==> flow/design.v <==
`timescale 1ns / 1ps
module TNS_dec_33(
    input wire clk,
    input wire rst_n,
    input wire [32:0] codein,
    output reg [30 - 1 : 0] dataout
    );
    wire [30 - 1 : 0] dataout_wire;
    assign dataout_wire = (codein[32]*847425747) + (codein[31]*564950498) + (codein[30]*282475249) + 
                    (codein[29]*121060821) + (codein[28]*80707214) + (codein[27]*40353607) + 
                    (codein[26]*17294403) + (codein[25]*11529602) + (codein[24]*5764801) + 
                    (codein[23]*2470629) + (codein[22]*1647086) + (codein[21]*823543) + 
                    (codein[20]*352947) + (codein[19]*235298) + (codein[18]*117649) + (codein[17]*50421) + (codein[16]*33614) + 
                    (codein[15]*16807) + (codein[14]*7203) + (codein[13]*4802) + (codein[12]*2401) + (codein[11]*1029) +
                    (codein[10]*686) + (codein[9]*343) + (codein[8]*147) + (codein[7]*98) + (codein[6]*49) +
                    (codein[5]*21) + (codein[4]*14) + (codein[3]*7) + (codein[2]*3) + (codein[1]*2) +
                    (codein[0]*1);
    always @(posedge clk or negedge rst_n) begin
        if (~rst_n) begin
            dataout <= 0;
        end
        else begin
            dataout <= dataout_wire;
        end
    end
endmodule
# Tool chain data of TNS_dec_33
# What the tools print for TNS_dec_33, step after step.
# Line numbers count from 1 in the design file above.
# Cell names lack the library's common part.
# The mark - stands for no value.
# inputs
design	TNS_dec_33
clock	clk
lib	sky130hd
corner	tt_025C_1v80

# Word level
# Yosys after proc, flatten, opt, wreduce and memory -nomap, before mapping. Enables and synchronous resets that opt folds into registers are not counted as muxes. Memory bits, and registers merged into a memory's read port (data or address), are not among the register bits. Print and check cells are not counted. Equal cells are merged and count once.
# word_totals
reg_bits	30
out_inout_bits	30
word_cells	64
# classes
addsub	32
multipliers	31
# op_table
cell	count
30-bit by 14-bit adder with 30-bit output	2
30-bit by 17-bit adder with 30-bit output	2
30-bit by 28-bit adder with 30-bit output	2
30-bit adder	2
1-bit by 26-bit multiplier with 27-bit output (second input constant)	2
1-bit by 23-bit multiplier with 24-bit output (second input constant)	2
1-bit by 20-bit multiplier with 21-bit output (second input constant)	2
1-bit by 17-bit multiplier with 18-bit output (second input constant)	2
1-bit by 15-bit multiplier with 16-bit output (second input constant)	2
1-bit by 29-bit multiplier with 30-bit output (second input constant)	1
1-bit by 30-bit multiplier with 30-bit output (second input constant)	1
30-bit by 1-bit adder with 30-bit output	1
30-bit by 10-bit adder with 30-bit output	1
30-bit by 11-bit adder with 30-bit output	1
30-bit by 12-bit adder with 30-bit output	1
30-bit by 13-bit adder with 30-bit output	1
30-bit by 16-bit adder with 30-bit output	1
30-bit by 18-bit adder with 30-bit output	1
30-bit by 19-bit adder with 30-bit output	1
30-bit by 2-bit adder with 30-bit output	1
30-bit by 20-bit adder with 30-bit output	1
30-bit by 21-bit adder with 30-bit output	1
30-bit by 22-bit adder with 30-bit output	1
30-bit by 23-bit adder with 30-bit output	1
30-bit by 24-bit adder with 30-bit output	1
30-bit by 25-bit adder with 30-bit output	1
30-bit by 26-bit adder with 30-bit output	1
30-bit by 27-bit adder with 30-bit output	1
# Not listed: further kinds 22, cells in them 26.

# Depth
# Yosys ltp: most cells in a row. Word level: on the elaborated netlist, between registers, memories and ports. Mapped: between sequential cells and ports; inverters and the memories' decode and read muxes count.
# depth
word_depth	33
ABC_AREA	0
mapped_depth	25
ltp_nobuf	25

# Mapped cells and area
# Source: synth_stat.txt of the flow (Yosys; design flattened, memories mapped). It holds for the ABC_AREA given above (unset counts as 0); a run with the other value may have another netlist.
# The area totals of this step are shown rounded.
# types
cell	count	area_total_um2
fa_1	193	3.86E+03
ha_1	210	2627.52
inv_1	326	1.22E+03
dfrtp_1	30	750.72
xnor2_1	15	131.376
a21o_1	14	105.101
a21oi_1	18	90.086
o21ai_0	16	80.077
xor2_1	9	78.826
nor2_1	19	71.318
nand2_1	11	41.29
o21a_1	4	30.029
nor2b_1	4	25.024
nor4b_4	1	23.773
a211oi_1	3	22.522
nor3_1	4	20.019
a21boi_4	1	18.768
and3_1	3	18.768
# Other cell types: 24; their cells: 33.
# mapped
cells	914
area_mm2	0.00951
seq_area_mm2	0.000751
ffs	30
buf_cells	0

# Path before layout
# Source: OpenSTA report_checks on the synthesized netlist (no wires, ideal clock, input and output delay 20% of the period each), path of least setup slack; recovery checks are left aside. Register names are those of the netlist, which keeps one name where synthesis merged equal registers.
# synth_path
kind	input to register
startpoint	in codein[27]
endpoint	reg dataout[29]
clock_period_ps	12000
input_delay_ps	2400
launch_ps	2400
arrival_time_ps	8200
required_time_ps	11872
setup_slack_ps	3672
path_delay_ps	5928
stages	22
n_path_buf	0
synth_period_reached_ps	8328
# "path_delay_ps" is the arrival time less input delay plus setup time.
# "stages" counts driving pins, that of a launching flip-flop among them; a cell with two outputs on the path counts twice.
# "synth_period_reached_ps" is the clock period less the worst setup slack; recovery checks do not enter. This is arithmetic on one report: input and output delays are still those of the set period (20% each).
# Between the ends stands the longest chain of elaborated cells between them, by number of cells; it is not shown to be the way that was timed. Of several equally long chains one is given.
# A line is the first line of the expression or statement that the cell stems from. Yosys adds cells for indexed reads and writes and turns some case tables into memories.
# synth_via
cell_sequence	fa_1 -> inv_1 -> fa_1 -> fa_1 -> inv_1 -> fa_1 -> fa_1 -> fa_1 -> inv_1 -> fa_1 -> inv_1 -> fa_1 -> ha_1 -> inv_1 -> fa_1 -> nor2b_1 -> o2111ai_2 -> a21boi_4 -> nor4b_4 -> o31ai_2 -> a311oi_2 -> xnor2_1
elab_chain_cells	29
# synth_rtl
item	line_no	source
start, declared	5	input wire [32:0] codein,
1-bit by 26-bit multiplier with 27-bit output	10	(codein[29]*121060821) + (codein[28]*80707214) + (codein[27]*40353607) +
30-bit by 27-bit adder with 30-bit output	9	assign dataout_wire = (codein[32]*847425747) + (codein[31]*564950498) + (codein[30]*282475249) +
30-bit by 26-bit adder with 30-bit output	9
30-bit by 25-bit adder with 30-bit output	9
30-bit by 24-bit adder with 30-bit output	9
30-bit by 23-bit adder with 30-bit output	9
30-bit by 22-bit adder with 30-bit output	9
[... 15 more ...]	-
30-bit by 7-bit adder with 30-bit output	9
30-bit by 6-bit adder with 30-bit output	9
30-bit by 5-bit adder with 30-bit output	9
30-bit by 4-bit adder with 30-bit output	9
30-bit by 3-bit adder with 30-bit output	9
30-bit by 2-bit adder with 30-bit output	9
30-bit by 1-bit adder with 30-bit output	9
end, assigned	20	dataout <= 0;
end, assigned	23	dataout <= dataout_wire;
end, declared	6	output reg [30 - 1 : 0] dataout

# Timing after layout
# From the final timing report of run 1: the path of least setup slack in the routed layout; clock arrival at registers is part of the times.
# The path's times are printed in steps of 10 ps; the period is the one set.
# layout_path
kind	input to register
startpoint	in codein[27]
endpoint	reg dataout[27]
clock_period_ps	12000
input_delay_ps	2400
launch_ps	2400
arrival_time_ps	9920
required_time_ps	12190
setup_slack_ps	2260
stages	23
n_path_buf	1
# Between the ends stands the longest chain of elaborated cells between them, by number of cells; it is not shown to be the way that was timed. Of several equally long chains one is given.
# layout_via
cell_sequence	clkdlybuf4s50_1 -> fa_1 -> inv_1 -> fa_1 -> fa_1 -> inv_1 -> fa_1 -> fa_1 -> fa_1 -> inv_1 -> fa_1 -> inv_1 -> fa_1 -> ha_1 -> inv_1 -> fa_1 -> nor2b_1 -> o2111ai_2 -> a21boi_4 -> nor3_1 -> o211ai_1 -> nand2_1 -> o311ai_2
elab_chain_cells	29
# layout_rtl
item	line_no	source
start, declared	5	input wire [32:0] codein,
1-bit by 26-bit multiplier with 27-bit output	10	(codein[29]*121060821) + (codein[28]*80707214) + (codein[27]*40353607) +
30-bit by 27-bit adder with 30-bit output	9	assign dataout_wire = (codein[32]*847425747) + (codein[31]*564950498) + (codein[30]*282475249) +
30-bit by 26-bit adder with 30-bit output	9
30-bit by 25-bit adder with 30-bit output	9
30-bit by 24-bit adder with 30-bit output	9
30-bit by 23-bit adder with 30-bit output	9
30-bit by 22-bit adder with 30-bit output	9
[... 15 more ...]	-
30-bit by 7-bit adder with 30-bit output	9
30-bit by 6-bit adder with 30-bit output	9
30-bit by 5-bit adder with 30-bit output	9
30-bit by 4-bit adder with 30-bit output	9
30-bit by 3-bit adder with 30-bit output	9
30-bit by 2-bit adder with 30-bit output	9
30-bit by 1-bit adder with 30-bit output	9
end, assigned	20	dataout <= 0;
end, assigned	23	dataout <= dataout_wire;
end, declared	6	output reg [30 - 1 : 0] dataout

Subject: TNS_dec_33 on sky130hd, stored results

Hello all,

Top module TNS_dec_33; platform sky130hd; tools Yosys and OpenROAD; 2 stored runs in no particular order. Input and output delays are each 20% of the period that was set; the output load is 0.01 pF.
"timing.achieved_period_ps" means the clock period less the worst setup slack. The figure is calculated, with input and output delays left at 20% of the set period.
"worst_path_allowed_less_slack_ps" means the part of the period allowed to the worst setup path (the constraints hold back 20% at inputs and 20% at outputs) less its slack; where the path has registers, the arrival times of their clocks count too.
"worst_path_allowed_less_slack_ps" is given in steps of 10 ps.
The measured numbers are rounded.

Run 1, flow files:
==> flow/run.sh <==
#!/bin/bash
# the make line also repeats the synthesis and layout settings of config.mk as NAME=value (left out here)
make -C /OpenROAD-flow-scripts/flow DESIGN_CONFIG=/design/flow/config.mk WORK_HOME=/design/flow/orfs CLKGATE_MAP_FILE= finish
==> flow/config.mk <==
export PLATFORM = sky130hd
export DESIGN_NAME = TNS_dec_33
export DESIGN_NICKNAME = TNS_dec_33
export VERILOG_FILES = /design/flow/design.v
export SDC_FILE = /design/flow/constraint.sdc
export NUM_CORES = 4
export LEC_CHECK = 0
export CAP_MARGIN = 15
export CELL_PAD_IN_SITES_DETAIL_PLACEMENT = 2
export CELL_PAD_IN_SITES_GLOBAL_PLACEMENT = 2
export CORE_ASPECT_RATIO = 0.78
export CORE_MARGIN = 2
export CORE_UTILIZATION = 25
export CTS_CLUSTER_SIZE = 18
export GPL_ROUTABILITY_DRIVEN = 0
export GPL_TIMING_DRIVEN = 0
export HOLD_SLACK_MARGIN = -0.06
export MAX_ROUTING_LAYER = met4
export MIN_ROUTING_LAYER = met2
export PLACE_DENSITY_LB_ADDON = 0.12
export SETUP_SLACK_MARGIN = -0.1
export SLEW_MARGIN = 20
==> flow/constraint.sdc <==
create_clock -name core_clock -period 12.0 [get_ports {clk}]
set_input_delay 2.4000 -clock core_clock [delete_from_list [all_inputs] [get_ports {clk}]]
set_output_delay 2.4000 -clock core_clock [all_outputs]
set_load 0.01 [all_outputs]

==> results of run 1, as CSV <==
result,value
worstSetupSlack_ps,2260
worst_path_allowed_less_slack_ps,7340
path_kind,"input to register"
timing.achieved_period_ps,9738
dieArea_mm2,0.0396
fin_tns_ps,0
util_pct,29.0
yosys.chip_area_mm2,0.00951

Run 2, flow files:
==> flow/run.sh <==
#!/bin/bash
# the make line also repeats the synthesis and layout settings of config.mk as NAME=value (left out here)
make -C /OpenROAD-flow-scripts/flow DESIGN_CONFIG=/design/flow/config.mk WORK_HOME=/design/flow/orfs CLKGATE_MAP_FILE= finish
==> flow/config.mk <==
export PLATFORM = sky130hd
export DESIGN_NAME = TNS_dec_33
export DESIGN_NICKNAME = TNS_dec_33
export VERILOG_FILES = /design/flow/design.v
export SDC_FILE = /design/flow/constraint.sdc
export NUM_CORES = 4
export LEC_CHECK = 0
export CAP_MARGIN = 15
export CELL_PAD_IN_SITES_DETAIL_PLACEMENT = 2
export CELL_PAD_IN_SITES_GLOBAL_PLACEMENT = 2
export CORE_ASPECT_RATIO = 0.78
export CORE_MARGIN = 2
export CORE_UTILIZATION = 25
export CTS_CLUSTER_SIZE = 18
export GPL_ROUTABILITY_DRIVEN = 0
export HOLD_SLACK_MARGIN = -0.06
export MAX_ROUTING_LAYER = met4
export PLACE_DENSITY_LB_ADDON = 0.12
export SETUP_SLACK_MARGIN = -0.1
export SLEW_MARGIN = 20
==> flow/constraint.sdc <==
create_clock -name core_clock -period 12.0 [get_ports {clk}]
set_input_delay 2.4000 -clock core_clock [delete_from_list [all_inputs] [get_ports {clk}]]
set_output_delay 2.4000 -clock core_clock [all_outputs]
set_load 0.01 [all_outputs]

==> results of run 2, as CSV <==
result,value
worstSetupSlack_ps,2530
worst_path_allowed_less_slack_ps,7070
path_kind,"input to register"
timing.achieved_period_ps,9467
dieArea_mm2,0.0396
fin_tns_ps,0
util_pct,28.9
yosys.chip_area_mm2,0.00951

Thanks
